==> flow/design.v <==
module fpmultiplier (output logic [31:0] product, output logic ready,
		input logic [31:0] a, input logic clock, nreset);
enum {activation, start, loada, loadb, check, special, regularcalculation,carries, final_output}state;
logic [31:0] multi_a, multi_b;
logic [47:0] manti_48bit;
logic [22:0] manti_23bit; 
logic [9:0] expon; 
logic sign;
logic infinite_a,NaN_a,zero_a,infinite_b,NaN_b,zero_b; 
assign  infinite_a = (multi_a[30:23]==8'b11111111)&&(multi_a[22:0]==0);
assign  NaN_a = (multi_a[30:23]==8'b11111111)&&(multi_a[22:0]!=0);
assign  zero_a = (multi_a[30:23]==0);
assign  infinite_b = (multi_b[30:23]==8'b11111111)&&(multi_b[22:0]==0);
assign  NaN_b = (multi_b[30:23]==8'b11111111)&&(multi_b[22:0]!=0);
assign  zero_b = (multi_b[30:23]==0); 
always_ff @(posedge clock, negedge nreset)
if (~nreset)
  begin 
  product <=0;
  multi_a <= 0;
  multi_b <= 0;
  state <= start;
  ready <= 0;
  end
else
begin 
  case (state)
    activation:
           begin
           ready <=1;
           end
    start: 
           begin
           ready <= 0;
           state <= loada;
           end
    loada: 
           begin 
           multi_a <= a;
           state <= loadb;
           end
    loadb: 
           begin
           multi_b <= a;
           state <= check;        
           end
    check:
           begin
           sign <= multi_a[31]^multi_b[31];
           if(NaN_a||infinite_a||zero_a||NaN_b||infinite_b||zero_b)
           state <= special;
           else
           state <= regularcalculation;
           end
    special:
           begin
            state <= final_output;
            if (NaN_a||NaN_b) 
              begin
              expon <= 10'b0011111111;
              manti_23bit <= 1;
              end
            else if (infinite_a||infinite_b) 
              begin
              if (zero_a|zero_b)  
                begin
                expon <= 10'b0011111111;
                manti_23bit <= 1;  
                end
              else 
                begin
                expon <= 10'b0011111111;
                manti_23bit <= 0;
                end
              end
            else 
              begin 
              expon <= 10'b0000000000;
              manti_23bit <= 0;
              end
           end
    regularcalculation:
           begin
           state <= carries;
           sign <= multi_a[31]^multi_b[31];
           manti_48bit <= {1'b1, {multi_a[22:0]}}*{1'b1, {multi_b[22:0]}};
           expon <= {2'b00,multi_a[30:23]}+{2'b00,multi_b[30:23]}-10'd127; 
           end 
    carries:
           begin 
           state <= final_output;
           if (manti_48bit[47]==1)  
             begin
             expon <= expon + 1'b1; 
             manti_48bit <= manti_48bit>>1|{{25{1'b0}},1'b1,{22{1'b0}}}; 
             end
           else
             begin  
             manti_48bit <= manti_48bit|{{25{1'b0}},1'b1,{22{1'b0}}}; 
             end
           end
    final_output:
           begin 
           ready <= 1;
           state <= start;        
           if (NaN_a||infinite_a||zero_a||NaN_b||infinite_b||zero_b)
             product <= {sign,expon[7:0],manti_23bit};
           else if ($signed(expon) >= 255)
             product <= {sign,8'b11111111,23'd0};
           else if ($signed(expon) <= 0)
             product <= {sign,31'd0};
           else 
             product <= {sign,expon[7:0],manti_48bit[45:23]};
           end 
  endcase
end
endmodule
==> Tool chain data of fpmultiplier <==
The steps from the RTL of fpmultiplier to its reports follow in flow order.
Lines are those of the file above, counted from 1.
Operators: Yosys type, input widths -> output width; for muxes data width and select width s.
Library cell names are shortened.
{ "inputs": {"top": "fpmultiplier", "clock": "clock", "library": "sky130hd", "pvt_corner": "tt_025C_1v80"} }

==> Elaborated design <==
Source: Yosys, flattened and elaborated, memories not mapped. Widths are those after wreduce. Registers that Yosys merges into a memory's read port (data or address) are not register bits. Print and check cells do not count. Equal cells are merged and count once.
{ "bits": {"regBits": 211, "output_inout_bits": 33, "elab_cells": 76} }
{ "classes": {"n_mux": 14, "eq_ne": 11, "addsub": 3, "logic": 3, "cmp": 2, "mul": 1, "n_reduce_logical": 31} }
{ "ops": {"columns": ["op", "n"], "rows": [
  ["$mul 24x24->48", 1],
  ["$pmux 32 s7", 1],
  ["$eq 32x3->1 const B", 4],
  ["$pmux 48 s2", 1],
  ["$mux 31", 3],
  ["$eq 32x2->1 const B", 2],
  ["$mux 47", 1],
  ["$logic_not 23->1", 2],
  ["$reduce_bool 23->1", 2],
  ["$eq 32x1->1 const B", 1],
  ["$eq 32x4->1 const B", 1],
  ["$logic_not 32->1", 1],
  ["$pmux 10 s3", 1],
  ["$eq 8x8->1 const B", 2],
  ["$logic_not 8->1", 2],
  ["$mux 8", 2],
  ["$add 10x1->10 const B", 1],
  ["$le 10x1->1 const B", 1],
  ["$ge 10x9->1 const B", 1],
  ["$sub 9x7->10 const B", 1],
  ["$mux 10", 1],
  ["$add 8x8->9", 1],
  ["$reduce_or 2->1", 4],
  ["$logic_or 1x1->1", 7],
  ["$reduce_bool 7->1", 1],
  ["$reduce_and 2->1", 3],
  ["$reduce_and 3->1", 2],
  ["$logic_and 1x1->1", 4]
]} }
Other operator kinds: 9; their cells: 11.

==> Logic depth <==
Depth = most cells in a row (Yosys ltp): at word level without a register or memory, in the mapped netlist without a sequential cell, where the memories' decode and read muxes count.
{ "depth": {"depth_word": 9, "abc_area": 0, "ltp_mapped": 26} }

==> Netlist <==
The flow's flattened synthesis, as Yosys stat reports it; memories are mapped. The netlist is that of the ABC_AREA named above (0 if unset); the other value can give another one.
{ "mapped": {"buffers": 122, "cell_count": 2587, "yosys_area_um2": 24511.0, "ff_cells": 142} }
{ "types": {"columns": ["cell_type", "n", "area_total_um2"], "rows": [
  ["fa_1", 482, 9.65E+03],
  ["dfrtp_1", 104, 2.6E+03],
  ["ha_1", 186, 2.33E+03],
  ["inv_1", 610, 2.29E+03],
  ["and2_1", 239, 1.5E+03],
  ["nand2_1", 347, 1.3E+03],
  ["edfxtp_1", 37, 1.11E+03],
  ["mux2_2", 48, 540.518],
  ["clkbuf_1", 117, 439.171],
  ["a21oi_1", 55, 275.264],
  ["a22o_1", 24, 210.202],
  ["nor2_1", 56, 210.202],
  ["o21ai_0", 42, 210.202],
  ["xnor2_1", 18, 157.651],
  ["a21o_1", 20, 150.144],
  ["xor2_1", 11, 96.342],
  ["nor4_1", 15, 93.84],
  ["nand4_1", 13, 81.328]
]} }
Not listed: further types 53, cells in them 163.

==> Worst setup path after synthesis <==
Path of least setup slack by OpenSTA after synthesis, without wires, with an ideal clock, recovery checks aside; 20% of the period is set as input and as output delay. Where synthesis merged equal registers, the netlist keeps one of their names.
{ "synth_timing": {"kind": "register -> register", "from": "register multi_a[7]", "to": "register manti_48bit[45]", "driving_pins": 24, "n_path_buf": 2, "t_arrival_ns": 6.445, "period_ns": 9.0, "delay_ns": 6.710, "path_slack_ns": 2.290, "synth_period_reached_ns": 6.71} }
"delay_ns" = arrival - input delay + setup time.
"driving_pins": output pins that drive a net of the path, with the launching flip-flop's if there is one; two outputs of one cell count as two.
"synth_period_reached_ns" = period - worst setup slack (recovery checks aside). The figure is calculated, with input and output delays left at 20% of the set period.
Between the ends stands the longest chain of elaborated cells between them, by number of cells; it is not shown to be the way that was timed. Of several equally long chains one is given.
Each line given opens the expression or statement behind the cell; cells for indexed reads and writes are added by Yosys, which also makes memories of some case tables.
At most two assigning lines are given for a register; there are more.
{ "synth_via": {"cell_sequence": "dfrtp_1 -> clkbuf_1 -> clkbuf_1 -> nand2_1 -> fa_1 -> inv_1 -> fa_1 -> inv_1 -> fa_1 -> inv_1 -> fa_1 -> fa_1 -> fa_1 -> inv_1 -> fa_1 -> inv_1 -> ha_1 -> nand4_1 -> nor4_4 -> o211ai_2 -> a21bo_4 -> a21o_1 -> a2111oi_4 -> nor3_1", "elab_chain_len": 2, "cells_between": 2, "classes_between": "mul (1); mux (1)"} }
{ "synth_lines": {"columns": ["element", "line_no", "text"], "rows": [
  ["from (decl)", 4, "logic [31:0] multi_a, multi_b;"],
  ["from (assign)", 20, "multi_a <= 0;"],
  ["from (assign)", 39, "multi_a <= a;"],
  ["$mul 24x24->48", 86, "manti_48bit <= {1'b1, {multi_a[22:0]}}*{1'b1, {multi_b[22:0]}};"],
  ["$pmux 48 s2", 27, "case (state)"],
  ["to (assign)", 86, null],
  ["to (assign)", 95, "manti_48bit <= manti_48bit>>1|{{25{1'b0}},1'b1,{22{1'b0}}};"],
  ["to (decl)", 5, "logic [47:0] manti_48bit;"]
]} }

==> Path in the finished layout <==
Path of least setup slack in the final report of stored run 1 (OpenROAD, finished layout, wires in). Where an end is a register, its clock arrival counts in the times.
{ "layout_timing": {"kind": "register -> register", "from": "register multi_b[15]", "to": "register manti_48bit[38]", "path_slack_ns": 0.51, "driving_pins": 22, "period_ns": 8.18, "t_arrival_ns": 7.83, "n_path_buf": 0} }
Between the ends stands the longest chain of elaborated cells between them, by number of cells; it is not shown to be the way that was timed. Of several equally long chains one is given.
At most two assigning lines are given for a register; there are more.
{ "layout_via": {"cell_sequence": "dfrtp_1 -> nand2_1 -> fa_1 -> inv_1 -> fa_1 -> inv_1 -> fa_1 -> inv_1 -> fa_1 -> fa_1 -> fa_1 -> inv_1 -> fa_1 -> inv_1 -> ha_1 -> nand4_1 -> nor4_4 -> o211ai_2 -> a21boi_0 -> o21ai_0 -> a21boi_0 -> o31ai_1", "elab_chain_len": 2, "cells_between": 2, "classes_between": "mul (1); mux (1)"} }
{ "layout_lines": {"columns": ["element", "line_no", "text"], "rows": [
  ["from (decl)", 4, "logic [31:0] multi_a, multi_b;"],
  ["from (assign)", 21, "multi_b <= 0;"],
  ["from (assign)", 44, "multi_b <= a;"],
  ["$mul 24x24->48", 86, "manti_48bit <= {1'b1, {multi_a[22:0]}}*{1'b1, {multi_b[22:0]}};"],
  ["$pmux 48 s2", 27, "case (state)"],
  ["to (assign)", 86, null],
  ["to (assign)", 95, "manti_48bit <= manti_48bit>>1|{{25{1'b0}},1'b1,{22{1'b0}}};"],
  ["to (decl)", 5, "logic [47:0] manti_48bit;"]
]} }

# Flow runs of fpmultiplier

Record of 5 stored runs of the RTL-to-layout flow on fpmultiplier, platform sky130hd. The runs are unordered. Constraints: input delay and output delay 20% of the set period each, output load 0.01 pF.
"worstPathTime_ns": the worst setup path's part of the clock period (all of it between registers, 20% less for each end at a port) less its slack. A launch clock that arrives late makes it longer, a capture clock that arrives late makes it shorter.
"design_power_uw" is the tool's figure for a default switching activity; nothing was simulated.
[
  {
    "run": "stored run 1",
    "settings": { "CELL_PAD_IN_SITES_GLOBAL_PLACEMENT": 3, "CORE_ASPECT_RATIO": 1.3, "CORE_MARGIN": 4, "CORE_UTILIZATION": 40, "CTS_CLUSTER_DIAMETER": 51, "CTS_CLUSTER_SIZE": 24, "GPL_ROUTABILITY_DRIVEN": 0, "MAX_ROUTING_LAYER": "met4", "PLACE_DENSITY": 0.55, "period_ns": 8.18, "CAP_MARGIN": 20, "SLEW_MARGIN": 20 },
    "results": { "final_setup_tns_ns": 0.000, "design_power_uw": 1571, "finalCellArea_um2": 27176.1, "design.die.area_um2": 65335.9, "worstSetupSlack_ns": 0.515, "worstPathTime_ns": 7.67, "worstPathKind": "register -> register", "ys_area_um2": 24511.0, "util_frac": 0.448, "hold_worst_slack_ns": 0.396 }
  },
  {
    "run": "stored run 2",
    "settings": { "CELL_PAD_IN_SITES_GLOBAL_PLACEMENT": 0, "CORE_ASPECT_RATIO": 1.3, "CORE_MARGIN": 4, "CORE_UTILIZATION": 35, "CTS_CLUSTER_SIZE": 24, "MAX_ROUTING_LAYER": "met4", "PLACE_DENSITY_LB_ADDON": 0.16, "period_ns": 8.18, "CAP_MARGIN": 20, "SLEW_MARGIN": 20 },
    "results": { "final_setup_tns_ns": 0.000, "design_power_uw": 1601, "finalCellArea_um2": 27024.7, "design.die.area_um2": 74366.2, "worstSetupSlack_ns": 0.467, "worstPathTime_ns": 7.71, "worstPathKind": "register -> register", "ys_area_um2": 24511.0, "util_frac": 0.39, "hold_worst_slack_ns": 0.414 }
  },
  {
    "run": "stored run 3",
    "settings": { "CELL_PAD_IN_SITES_DETAIL_PLACEMENT": 2, "CELL_PAD_IN_SITES_GLOBAL_PLACEMENT": 3, "CORE_ASPECT_RATIO": 1.3, "CORE_MARGIN": 4, "CORE_UTILIZATION": 40, "CTS_CLUSTER_DIAMETER": 343, "CTS_CLUSTER_SIZE": 24, "GPL_ROUTABILITY_DRIVEN": 0, "GPL_TIMING_DRIVEN": 0, "MAX_ROUTING_LAYER": "met4", "PLACE_DENSITY": 0.55, "period_ns": 8.18, "CAP_MARGIN": 20, "SLEW_MARGIN": 20 },
    "results": { "final_setup_tns_ns": 0.000, "design_power_uw": 1509, "finalCellArea_um2": 27014.7, "design.die.area_um2": 65335.9, "worstSetupSlack_ns": 0.247, "worstPathTime_ns": 7.93, "worstPathKind": "register -> register", "ys_area_um2": 24511.0, "util_frac": 0.445, "hold_worst_slack_ns": 0.384 }
  },
  {
    "run": "stored run 4",
    "settings": { "CELL_PAD_IN_SITES_GLOBAL_PLACEMENT": 0, "CORE_ASPECT_RATIO": 1.3, "CORE_MARGIN": 4, "CORE_UTILIZATION": 40, "CTS_CLUSTER_SIZE": 24, "HOLD_SLACK_MARGIN": 0.04, "MAX_ROUTING_LAYER": "met4", "PLACE_DENSITY_LB_ADDON": 0.29, "period_ns": 8.18, "CAP_MARGIN": 20, "SLEW_MARGIN": 20 },
    "results": { "final_setup_tns_ns": 0.000, "design_power_uw": 1542, "finalCellArea_um2": 26882.0, "design.die.area_um2": 65335.9, "worstSetupSlack_ns": 0.454, "worstPathTime_ns": 7.73, "worstPathKind": "register -> register", "ys_area_um2": 24511.0, "util_frac": 0.443, "hold_worst_slack_ns": 0.403 }
  },
  {
    "run": "stored run 5",
    "settings": { "ABC_AREA": 1, "CORE_MARGIN": 9, "CORE_UTILIZATION": 40, "CTS_CLUSTER_SIZE": 48, "GPL_TIMING_DRIVEN": 0, "PLACE_DENSITY": 0.6, "SLEW_MARGIN": 25, "period_ns": 9.37, "CAP_MARGIN": 20 },
    "results": { "final_setup_tns_ns": 0.000, "design_power_uw": 1383, "finalCellArea_um2": 28118.2, "design.die.area_um2": 73848.1, "worstSetupSlack_ns": 1.341, "worstPathTime_ns": 8.03, "worstPathKind": "register -> register", "ys_area_um2": 25756.0, "util_frac": 0.443, "hold_worst_slack_ns": 0.400 }
  }
]
